==> flow/design.v <==
module AXI_MASTER(
    input ACLK,
    input ARESETN,
    input              AWREADY,
    output reg         AWVALID,
    output reg [31:0]  AWADDR,
    input              WREADY,
    output reg         WVALID,
    output reg [31:0]  WDATA,
    output reg [3:0 ]  WSTRB,
    input              BVALID,
    input      [1:0]   BRESP,
    output reg         BREADY,
    output reg         READY,
    input              ARREADY,
    output reg         ARVALID,
    output reg [31:0]  ARADDR,
    input               RREADY,
    output reg          RVALID,
    input      [31:0]   RDATA,
    input      [31:0]  C_ADRR,
    input      [31:0]  C_DATA,
    input              C_VALID,
    input              C_VALID_R,
    input      [31:0]  C_ADRR_R,
    output     [31:0]  C_DATA_READ,
    input      [3:0 ]  C_STRB
    );
    parameter   AW_IDLE     =    2'b01;
    parameter   AW_VALID    =    2'b10;
    reg      [1:0 ]  AW_STATE, AW_NEXT_STATE;
    reg      [31:0]  AW_DATA;
    always @(posedge ACLK or negedge ARESETN) begin
        if (!ARESETN) begin
            AW_STATE <= AW_IDLE;
        end
        else begin
            AW_STATE <= AW_NEXT_STATE;
        end    
    end
    always @(negedge ACLK) begin
        if (!ARESETN) begin
            AW_NEXT_STATE <= AW_IDLE;
            AWVALID       <= 0;
            AWADDR        <= 0;
        end
        else begin
            case (AW_STATE)
                AW_IDLE : begin
                    AWVALID <= 0;
                    if (C_VALID) begin
                        AW_NEXT_STATE <= AW_VALID;
                        AW_DATA <= C_ADRR;
                    end
                end
                AW_VALID : begin
                    AWVALID <= 1;
                    AWADDR <= AW_DATA;
                    if ( AWVALID && AWREADY ) begin
                        AW_NEXT_STATE <= AW_IDLE;
                         AWVALID <= 0;
                    end
                end
            endcase
        end
    end
    parameter   W_IDLE     =    2'b01;
    parameter   W_VALID    =    2'b10;
    reg      [1:0 ] W_STATE, W_NEXT_STATE;
    reg      [31:0] W_DATA;
    reg      [3: 0] W_STRB;
        always @(posedge ACLK or negedge ARESETN) begin
        if (!ARESETN) begin
            W_STATE     <= W_IDLE;
        end
        else begin
            W_STATE     <= W_NEXT_STATE;
        end    
    end
    always @(negedge ACLK) begin
        if (!ARESETN) begin
            W_NEXT_STATE <= W_IDLE;
            WVALID       <= 0;
            WDATA        <= 0;
            WSTRB        <= 0;
        end
        else begin
            case (W_STATE)
                W_IDLE : begin
                    WVALID   <= 0;
                    if (C_VALID) begin
                        W_NEXT_STATE <= W_VALID;
                        W_DATA  <= C_DATA;
                        W_STRB  <= C_STRB;
                    end
                end
                W_VALID : begin
                    WVALID   <= 1;
                    WDATA    <= W_DATA;
                    WSTRB    <= W_STRB;
                    if (WVALID && WREADY) begin
                        W_NEXT_STATE <= W_IDLE;
                        WVALID   <= 0;
                    end
                end
            endcase
        end
    end
    parameter   B_IDLE     =    2'b01;
    parameter   B_VALID    =    2'b10;
    reg      [1:0] B_STATE, B_NEXT_STATE;
    reg      [1:0] B_DATA;
    always @(posedge ACLK or negedge ARESETN) begin
        if (!ARESETN) begin
            B_STATE      <= B_IDLE;
        end
        else begin
            B_STATE      <= B_NEXT_STATE;
        end    
    end
    always @(negedge ACLK) begin
        if (!ARESETN) begin
            B_NEXT_STATE <= B_IDLE;
            BREADY       <= 0;
            READY        <= 0;
        end
        else begin
            case (B_STATE)
                B_IDLE : begin
                    BREADY   <= 0;
                    if (WVALID) begin
                        B_NEXT_STATE <= B_VALID;
                    end
                end
                B_VALID : begin
                    BREADY   <= 1;
                    if (BVALID && BREADY) begin
                        B_NEXT_STATE <= B_IDLE;
                        B_DATA       <= BRESP;
                        READY        <= 1'b1;
                    end
                end
            endcase
        end
    end
    parameter   AR_IDLE     =    2'b01;
    parameter   AR_VALID    =    2'b10;
    reg         [1:0]  AR_STATE, AR_NEXT_STATE;          
    reg         [31:0] AR_ADDR_SAVE_DATA;
    always @(posedge ACLK or negedge ARESETN) begin
        if (!ARESETN) begin
            AR_STATE <= AR_IDLE;
        end
        else begin
            AR_STATE <= AR_NEXT_STATE;
        end
    end
    always @(negedge ACLK) begin
        if (!ARESETN) begin
            AR_NEXT_STATE <= AR_IDLE;
            AR_ADDR_SAVE_DATA <= 0;
            ARVALID <= 0;
        end
        else begin
            case(AR_STATE)
                AR_IDLE : begin
                    ARVALID <= 0;
                    if(C_VALID_R) begin
                        AR_NEXT_STATE <= AR_VALID;
                        AR_ADDR_SAVE_DATA <= C_ADRR_R;
                    end
                end
                AR_VALID : begin
                    ARVALID <= 1;
                    ARADDR <= AR_ADDR_SAVE_DATA;
                    if(ARVALID && ARREADY) begin
                        AR_NEXT_STATE <= AR_IDLE;
                        ARVALID <= 0;
                    end
                end
            endcase
        end
    end
    parameter   R_IDLE      =   3'b001;
    parameter   R_VALID     =   3'b010;
    parameter   R_SAVE      =   3'b100;
    reg             [2:0]  R_STATE, R_NEXT_STATE;
    reg             [31:0] R_SAVE_DATA;
    reg             [31:0] R_MASTER_DATA;
    assign C_DATA_READ = R_MASTER_DATA;
    always @(posedge ACLK or negedge ARESETN) begin
        if(!ARESETN)begin
            R_STATE <= R_IDLE;
        end
        else begin
            R_STATE <= R_NEXT_STATE;
        end
    end
    always @(negedge ACLK) begin
        if(!ARESETN)begin
            R_NEXT_STATE <= R_IDLE;
            R_SAVE_DATA <= 0;
            RVALID <= 0;
        end
        else begin
            case(R_STATE)
                R_IDLE : begin
                    RVALID <= 0;
                    R_MASTER_DATA <= R_SAVE_DATA;
                    if(C_VALID_R) begin
                        R_NEXT_STATE <= R_VALID;
                    end
                end
                R_VALID : begin
                    RVALID <= 1;
                    if(RVALID && RREADY) begin
                        R_NEXT_STATE <= R_SAVE;
                        RVALID <= 0;
                    end
                end
                R_SAVE : begin
                    R_SAVE_DATA <= RDATA;
                    if(!RVALID) begin
                        R_NEXT_STATE <= R_IDLE;
                    end
                end
            endcase
        end
    end
endmodule
module AXI_SLAVE(
    input ACLK,
    input ARESETN,
    output reg        AWREADY,
    input             AWVALID,
    input      [31:0] AWADDR,
    output reg        WREADY,
    input             WVALID,
    input      [31:0] WDATA,
    input      [3:0 ] WSTRB,
    output reg       BVALID,
    output reg [1:0] BRESP,
    input            BREADY,
    output reg       ARREADY,
    input            ARVALID,
    input     [31:0] ARADDR,
    output reg      RREADY,
    input           RVALID,
    output  [31:0]  RDATA
    );
    parameter   AW_IDLE     =    2'b01;
    parameter   AW_VALID    =    2'b10;
    reg      [1:0 ]  AW_STATE, AW_NEXT_STATE;
    reg      [31:0]  AW_ADDR_SAVE_DATA;
    always @(posedge ACLK or negedge ARESETN) begin
        if (!ARESETN) begin
            AW_STATE <= AW_IDLE;
        end
        else begin
            AW_STATE <= AW_NEXT_STATE;
        end    
    end
    always @(negedge ACLK) begin
        if (!ARESETN) begin
            AW_NEXT_STATE <= AW_IDLE;
            AWREADY       <= 0;
            AW_ADDR_SAVE_DATA <= 0;
        end
        else begin
            case (AW_STATE)
                AW_IDLE : begin
                    AWREADY <= 0;
                    if (AWVALID) begin
                        AW_NEXT_STATE <= AW_VALID;
                    end
                end
                AW_VALID : begin
                    AWREADY <= 1;
                    if ( AWVALID && AWREADY ) begin
                        AW_NEXT_STATE <= AW_IDLE;
                        AW_ADDR_SAVE_DATA <= AWADDR;
                        AWREADY       <= 0;
                    end
                end
            endcase
        end
    end
    parameter   W_IDLE     =    3'b001;
    parameter   W_VALID    =    3'b010;
    parameter   W_SAVE     =    3'b100;
    reg      [2:0]  W_STATE, W_NEXT_STATE;
    reg      [31:0] W_SAVE_DATA;
    reg      [3:0]  W_STRB_REG;
    reg      [7:0] slave_mem [0:31];
    wire     [31:0] W_ADDR0 = AW_ADDR_SAVE_DATA;
    wire     [31:0] W_ADDR1 = AW_ADDR_SAVE_DATA + 32'd1;
    wire     [31:0] W_ADDR2 = AW_ADDR_SAVE_DATA + 32'd2;
    wire     [31:0] W_ADDR3 = AW_ADDR_SAVE_DATA + 32'd3;
        always @(posedge ACLK or negedge ARESETN) begin
            if(!ARESETN) begin
                W_STATE <= W_IDLE;
            end
            else begin
                W_STATE <= W_NEXT_STATE;
            end
        end
    always @(negedge ACLK) begin
        if (!ARESETN) begin
            W_NEXT_STATE <= W_IDLE;
            W_SAVE_DATA  <= 0;
            W_STRB_REG        <= 0;
            WREADY       <= 0;
        end
        else begin
            case (W_STATE)
                W_IDLE : begin
                    WREADY   <= 0;
                    if (WVALID) begin
                        W_NEXT_STATE <= W_VALID;
                    end
                end
                W_VALID : begin
                    WREADY   <= 1;
                    if (WVALID && WREADY) begin
                        WREADY   <= 0;
                        W_NEXT_STATE <= W_SAVE;
                        W_SAVE_DATA  <= WDATA;
                        W_STRB_REG <= WSTRB;
                    end
                end
                W_SAVE : begin
                    if(W_STRB_REG[0] && W_ADDR0 < 32) begin
                    slave_mem[W_ADDR0[4:0]] <= W_SAVE_DATA[7:0];     
                    end
                    if(W_STRB_REG[1] && W_ADDR1 < 32) begin
                    slave_mem[W_ADDR1[4:0]] <= W_SAVE_DATA[15:8];    
                    end
                    if(W_STRB_REG[2] && W_ADDR2 < 32) begin
                    slave_mem[W_ADDR2[4:0]] <= W_SAVE_DATA[23:16];   
                    end
                    if(W_STRB_REG[3] && W_ADDR3 < 32) begin
                    slave_mem[W_ADDR3[4:0]] <= W_SAVE_DATA[31:24];   
                    end
                    if (!WREADY) begin
                        W_NEXT_STATE <= W_IDLE;
                    end
                end
            endcase
        end
    end
    parameter   B_IDLE     =    2'b01;
    parameter   B_VALID    =    2'b10;
    reg      [1:0] B_STATE, B_NEXT_STATE;
    reg      [1:0] B_DATA;
    always @(posedge ACLK or negedge ARESETN) begin
        if (!ARESETN) begin
            B_STATE      <= B_IDLE;
        end
        else begin
            B_STATE      <= B_NEXT_STATE;
        end    
    end
    always @(negedge ACLK) begin
        if (!ARESETN) begin
            B_NEXT_STATE <= B_IDLE;
            BVALID       <= 0;
            B_DATA       <= 0;
            BRESP        <= 0;
        end
        else begin
            case (B_STATE)
                B_IDLE : begin
                    BVALID   <= 0;
                    if (WVALID && WREADY) begin
                        B_NEXT_STATE <= B_VALID;
                        BRESP <= 2'b00;
                    end
                end
                B_VALID : begin
                    BVALID   <= 1;
                    if (BVALID && BREADY) begin
                        B_NEXT_STATE <= B_IDLE;
                    end
                end
            endcase
        end
    end
    parameter   AR_IDLE     =   2'b01;
    parameter   AR_VALID    =   2'b10;
    reg         [1:0]  AR_STATE, AR_NEXT_STATE;
    reg         [31:0] AR_ADDR_SAVE_DATA;
    always @(posedge ACLK or negedge ARESETN) begin
        if(!ARESETN) begin
            AR_STATE <= AR_IDLE;
        end
        else begin
            AR_STATE <= AR_NEXT_STATE;
        end
    end
    always @(negedge ACLK) begin
        if(!ARESETN) begin
            AR_NEXT_STATE <= AR_IDLE;
            AR_ADDR_SAVE_DATA <= 0;
            ARREADY <= 0;
        end
        else begin
            case(AR_STATE)
                AR_IDLE : begin
                    ARREADY <= 0;
                    if(ARVALID)begin
                        AR_NEXT_STATE <= AR_VALID;
                        AR_ADDR_SAVE_DATA <= ARADDR;
                    end
                end
                AR_VALID : begin
                    ARREADY <= 1;
                    if(ARVALID && ARREADY) begin
                        AR_NEXT_STATE <= AR_IDLE;
                        ARREADY <= 0;
                    end
                end
            endcase
        end
    end
    parameter   R_IDLE      =   3'b001;
    parameter   R_VALID     =   3'b010;
    parameter   R_SAVE      =   3'b010;
    reg             [2:0]  R_STATE, R_NEXT_STATE;
    reg             [31:0] R_SAVE_DATA;
    wire     [31:0] R_ADDR0 = AR_ADDR_SAVE_DATA;
    wire     [31:0] R_ADDR1 = AR_ADDR_SAVE_DATA + 32'd1;
    wire     [31:0] R_ADDR2 = AR_ADDR_SAVE_DATA + 32'd2;
    wire     [31:0] R_ADDR3 = AR_ADDR_SAVE_DATA + 32'd3;
    wire     [7:0]  R_BYTE0 = (R_ADDR0 < 32) ? slave_mem[R_ADDR0[4:0]] : 8'd0;
    wire     [7:0]  R_BYTE1 = (R_ADDR1 < 32) ? slave_mem[R_ADDR1[4:0]] : 8'd0;
    wire     [7:0]  R_BYTE2 = (R_ADDR2 < 32) ? slave_mem[R_ADDR2[4:0]] : 8'd0;
    wire     [7:0]  R_BYTE3 = (R_ADDR3 < 32) ? slave_mem[R_ADDR3[4:0]] : 8'd0;
    assign RDATA = R_SAVE_DATA;   
    always @(posedge ACLK or negedge ARESETN) begin
        if(!ARESETN) begin
            R_STATE <= R_IDLE;
        end
        else begin
            R_STATE <= R_NEXT_STATE;
        end
    end
    always @(negedge ACLK or negedge ARESETN) begin
        if(!ARESETN) begin
            R_NEXT_STATE <= R_IDLE;
            RREADY <= 0;
        end
        else begin
            case(R_STATE)
                R_IDLE : begin
                RREADY <= 0;
                    if(RVALID) begin
                        R_NEXT_STATE <= R_VALID;
                    end
                end
                R_VALID: begin
                RREADY <= 1;
                    if (RVALID && RREADY) begin
                        R_SAVE_DATA <= {R_BYTE3, R_BYTE2, R_BYTE1, R_BYTE0};
                        RREADY <= 0;
                        R_NEXT_STATE <= R_IDLE;
                    end
                end
            endcase
        end
    end
endmodule
module AXI_LITE_PROJ #(
    parameter   ADDRESS     =   32,
    parameter   DATA_WIDTH  =   32
)
(
    input                   clk,
    input                   reset_n,
    input      [31:0]       C_ADRR,
    input      [31:0]       C_DATA,
    input                   C_VALID,
    input                   C_VALID_R,
    input      [31:0]       C_ADRR_R,
    output     [31:0]       C_DATA_READ,
    input      [3:0 ]       C_STRB,
    output reg              READY_S
);
 wire                       S_AWREADY;
 wire                       M_AWVALID;
 wire          [31: 0]      M_AWADDR;
 wire                       S_WREADY;
 wire                       M_WVALID;
 wire          [31: 0]      M_WDATA;
 wire                       S_BVALID;
 wire          [1 : 0]      S_BRESP;
 wire                       M_BREADY;
 wire                       S_ARREADY;
 wire                       M_ARVALID;
 wire          [31: 0]      M_ARADDR;
 wire                       S_RREADY;
 wire                       M_RVALID;
 wire          [31: 0]      S_RDATA;
 wire          [3 : 0]      M_WSTRB;
 wire                       READY;
always @(*) READY_S = READY;
 AXI_MASTER            AXI_M(
    .ACLK(clk),
    .ARESETN(reset_n),
    .AWREADY(S_AWREADY),
    .AWVALID(M_AWVALID),
    .AWADDR(M_AWADDR),
    .WREADY(S_WREADY),
    .WVALID(M_WVALID),
    .WDATA(M_WDATA),
    .WSTRB(M_WSTRB),
    .BVALID(S_BVALID),
    .BRESP(S_BRESP),
    .BREADY(M_BREADY),
    .READY(READY),
    .ARREADY(S_ARREADY),
    .ARVALID(M_ARVALID),
    .ARADDR(M_ARADDR),
    .RREADY(S_RREADY),
    .RVALID(M_RVALID),
    .RDATA(S_RDATA),
    .C_ADRR(C_ADRR),
    .C_DATA(C_DATA),
    .C_VALID(C_VALID),
    .C_VALID_R(C_VALID_R),
    .C_ADRR_R(C_ADRR_R),
    .C_DATA_READ(C_DATA_READ),
    .C_STRB(C_STRB)
    );
AXI_SLAVE               AXI_S(
    .ACLK(clk),
    .ARESETN(reset_n),
    .AWREADY(S_AWREADY),
    .AWVALID(M_AWVALID),
    .AWADDR(M_AWADDR),
    .WREADY(S_WREADY),
    .WVALID(M_WVALID),
    .WDATA(M_WDATA),
    .WSTRB(M_WSTRB),
    .BVALID(S_BVALID),
    .BRESP(S_BRESP),
    .BREADY(M_BREADY),
    .ARREADY(S_ARREADY),
    .ARVALID(M_ARVALID),
    .ARADDR(M_ARADDR),
    .RREADY(S_RREADY),
    .RVALID(M_RVALID),
    .RDATA(S_RDATA)
    );
endmodule
### Step by step through the tools: AXI_LITE_PROJ

The steps from the RTL of AXI_LITE_PROJ to its reports follow in flow order.
Lines are those of the file above, counted from 1.
Operators: Yosys type, input widths -> output width; for muxes data width and select width s.
Cell names lack the library's common part.
The mark - stands for no value.

| inputs | value |
|---|---|
| design top | AXI_LITE_PROJ |
| clock input | clk |
| library | sky130hd |
| library corner | tt_025C_1v80 |

### Word level

Yosys after proc, flatten, opt, wreduce and memory -nomap, before mapping. Memory bits, and registers merged into a memory's read port (data or address), are not among the register bits. Print and check cells are not counted. Equal cells are merged and count once.
Yosys's memory passes give these memory sizes; they may raise the number of words (mostly to a power of two), join words into wider ones and drop unused or constant bits.

| word-level totals | value |
|---|---|
| register bits after elaboration | 421 |
| latch bits | 0 |
| memory bits (writable) | 256 |
| bits in read-only memories | 0 |
| clocked read ports x word width | 32 |
| memories | 1 |
| input bits | 104 |
| output and inout bits | 33 |
| elaborated cells | 227 |

Memory list:

| name | words | width | read ports | write ports | line | source |
|---|---|---|---|---|---|---|
| AXI_S.slave_mem | 32 | 8 | 4 | 4 | 294 | `reg      [7:0] slave_mem [0:31];` |

| cells by class | value |
|---|---|
| $add $sub $neg | 6 |
| multipliers | 0 |
| divide/modulo/power cells | 0 |
| $lt $le $gt $ge | 8 |
| eq/ne operators | 44 |
| shifts and indexed selects | 0 |
| muxes and demuxes | 78 |
| bitwise operators | 0 |
| reductions and logical operators | 45 |

Operators with widths:

| operator | count |
|---|---|
| $lt 32x6->1 const B | 8 |
| $add 32x2->32 const B | 4 |
| $mux 8 | 12 |
| $add 32x1->32 const B | 2 |
| $mux 5 | 12 |
| $reduce_and 3->1 | 11 |
| $pmux 2 s2 | 7 |
| $ne 2x1->1 const B | 12 |
| $mux 3 | 8 |
| $ne 2x2->1 const B | 10 |
| $reduce_bool 2->1 | 10 |
| $pmux 1 s2 | 10 |
| $mux 2 | 10 |
| $pmux 3 s3 | 2 |
| $mux 1 | 16 |
| $eq 2x1->1 const B | 7 |
| $eq 2x2->1 const B | 7 |
| $reduce_and 2->1 | 7 |
| $logic_and 1x1->1 | 9 |
| $eq 3x1->1 const B | 3 |
| $eq 3x2->1 const B | 3 |
| $reduce_and 4->1 | 2 |
| $eq 3x3->1 const B | 2 |
| $reduce_bool 3->1 | 2 |
| $pmux 3 s2 | 1 |
| $logic_not 1->1 | 4 |

### Logic depth

Depth = most cells in a row (Yosys ltp): at word level without a register or memory, in the mapped netlist without a sequential cell, where the memories' decode and read muxes count.

| depth | value |
|---|---|
| word-level depth | 6 |
| ABC_AREA | 0 |
| mapped depth | 15 |
| depth with buffers taken out | 11 |

### After synthesis

The flow's flattened synthesis, as Yosys stat reports it; memories are mapped. The netlist is that of the ABC_AREA named above (0 if unset); the other value can give another one.
Totals and module areas in this step are rounded.

Cells by type:

| type | count | area in all (um^2) |
|---|---|---|
| edfxtp_1 | 420 | 1.26E+04 |
| mux4_2 | 320 | 7.21E+03 |
| dfxtp_1 | 262 | 5,245.03 |
| mux2i_1 | 446 | 4.46E+03 |
| nand2_1 | 558 | 2.09E+03 |
| clkbuf_1 | 268 | 1.01E+03 |
| o221a_1 | 80 | 900.864 |
| a21oi_1 | 169 | 845.811 |
| a21boi_0 | 104 | 780.749 |
| mux2_1 | 55 | 619.344 |
| nor2_1 | 156 | 585.562 |
| o22ai_1 | 77 | 481.712 |
| nor4_4 | 18 | 382.867 |
| xnor2_1 | 42 | 367.853 |
| nand3_1 | 73 | 365.35 |
| nand4_1 | 56 | 350.336 |
| nor2b_1 | 53 | 331.568 |
| nor3_1 | 65 | 325.312 |

Not listed: further types 76, cells in them 775.

| mapped netlist | value |
|---|---|
| cells in the netlist | 3,997 |
| cell area after synthesis | 45,000 um^2 |
| area of sequential cells | 18,000 um^2 |
| mapped flip-flops | 707 |
| buffer cells | 378 |

By module: a second synthesis without flattening, with its own total; a netlist apart from the flattened one above.

| unflattened totals | value |
|---|---|
| cells (unflattened synthesis) | 4,262 |
| area (unflattened synthesis) | 46,000 um^2 |

Each row is one instance without its submodules.

Modules:

| module | instances | cells | area (um^2) | seq. area (um^2) |
|---|---|---|---|---|
| AXI_SLAVE | 1 | 3,522 | 36,000 | 11,000 |
| AXI_MASTER | 1 | 740 | 9,700 | 7,200 |
| AXI_LITE_PROJ | 1 | 0 | 0.0 | 0.0 |

Lab notebook: AXI_LITE_PROJ

Module AXI_LITE_PROJ, platform sky130hd: 4 stored runs of the flow (Yosys, OpenROAD) with differing settings, in no particular order. Input and output delays are each 20% of the period that was set; the output load is 0.01 pF.
"power consumption" rests on the timing tool's default activity at the inputs, not on a simulated workload.
Values from the reports are rounded here.
A setting shown as n/a is not set for that run.
Results: n/a = not shown.

| stored run | ABC_AREA | CAP_MARGIN | CELL_PAD_IN_SITES_DETAIL_PLACEMENT | CELL_PAD_IN_SITES_GLOBAL_PLACEMENT | CORE_ASPECT_RATIO | CORE_MARGIN | CORE_UTILIZATION | CTS_CLUSTER_DIAMETER | CTS_CLUSTER_SIZE | GPL_ROUTABILITY_DRIVEN | GPL_TIMING_DRIVEN | MIN_ROUTING_LAYER | SETUP_SLACK_MARGIN | SLEW_MARGIN | TNS_END_PERCENT | period_ns | HOLD_SLACK_MARGIN | PLACE_DENSITY_LB_ADDON | final design utilization | full die area (um^2) | final setup TNS (ps) | standard-cell area after routing (um^2) | Yosys chip area after synthesis (um^2) | power consumption (mW) | worst-case hold slack (ps) | setup slack of the worst path (ps) |
|---|---|---|---|---|---|---|---|---|---|---|---|---|---|---|---|---|---|---|---|---|---|---|---|---|---|---|
| flow run 1 | 0 | 40 | 1 | 2 | 1.03 | 7 | 69 | 117 | 61 | 1 | 0 | met1 | 0.58 | 5 | 5 | 7.87 | n/a | n/a | n/a | n/a | n/a | n/a | n/a | n/a | n/a | n/a |
| flow run 2 | 0 | 0 | 2 | 1 | n/a | 10 | 55 | n/a | 71 | n/a | n/a | n/a | n/a | 20 | n/a | 15.2 | 0.2 | 0.04 | n/a | n/a | n/a | n/a | n/a | n/a | n/a | n/a |
| flow run 3 | 0 | 20 | n/a | 2 | 1.03 | 7 | 34 | 155 | n/a | 0 | n/a | met1 | 0.58 | 20 | 5 | 7.87 | n/a | n/a | 0.44 | 140,000 | 0 | 58,000 | 45,000 | 11 | 410 | 75 |
| flow run 4 | 0 | 15 | 0 | 2 | 0.99 | 7 | 69 | 117 | 61 | 0 | 0 | met2 | 0.58 | 5 | 55 | 7.87 | n/a | n/a | n/a | n/a | n/a | n/a | n/a | n/a | n/a | n/a |

Flow run 1: incomplete, placement halted on GPL-0301
Flow run 2: incomplete, clock tree synthesis halted on DPL-0033
Flow run 4: incomplete, placement halted on GPL-0301
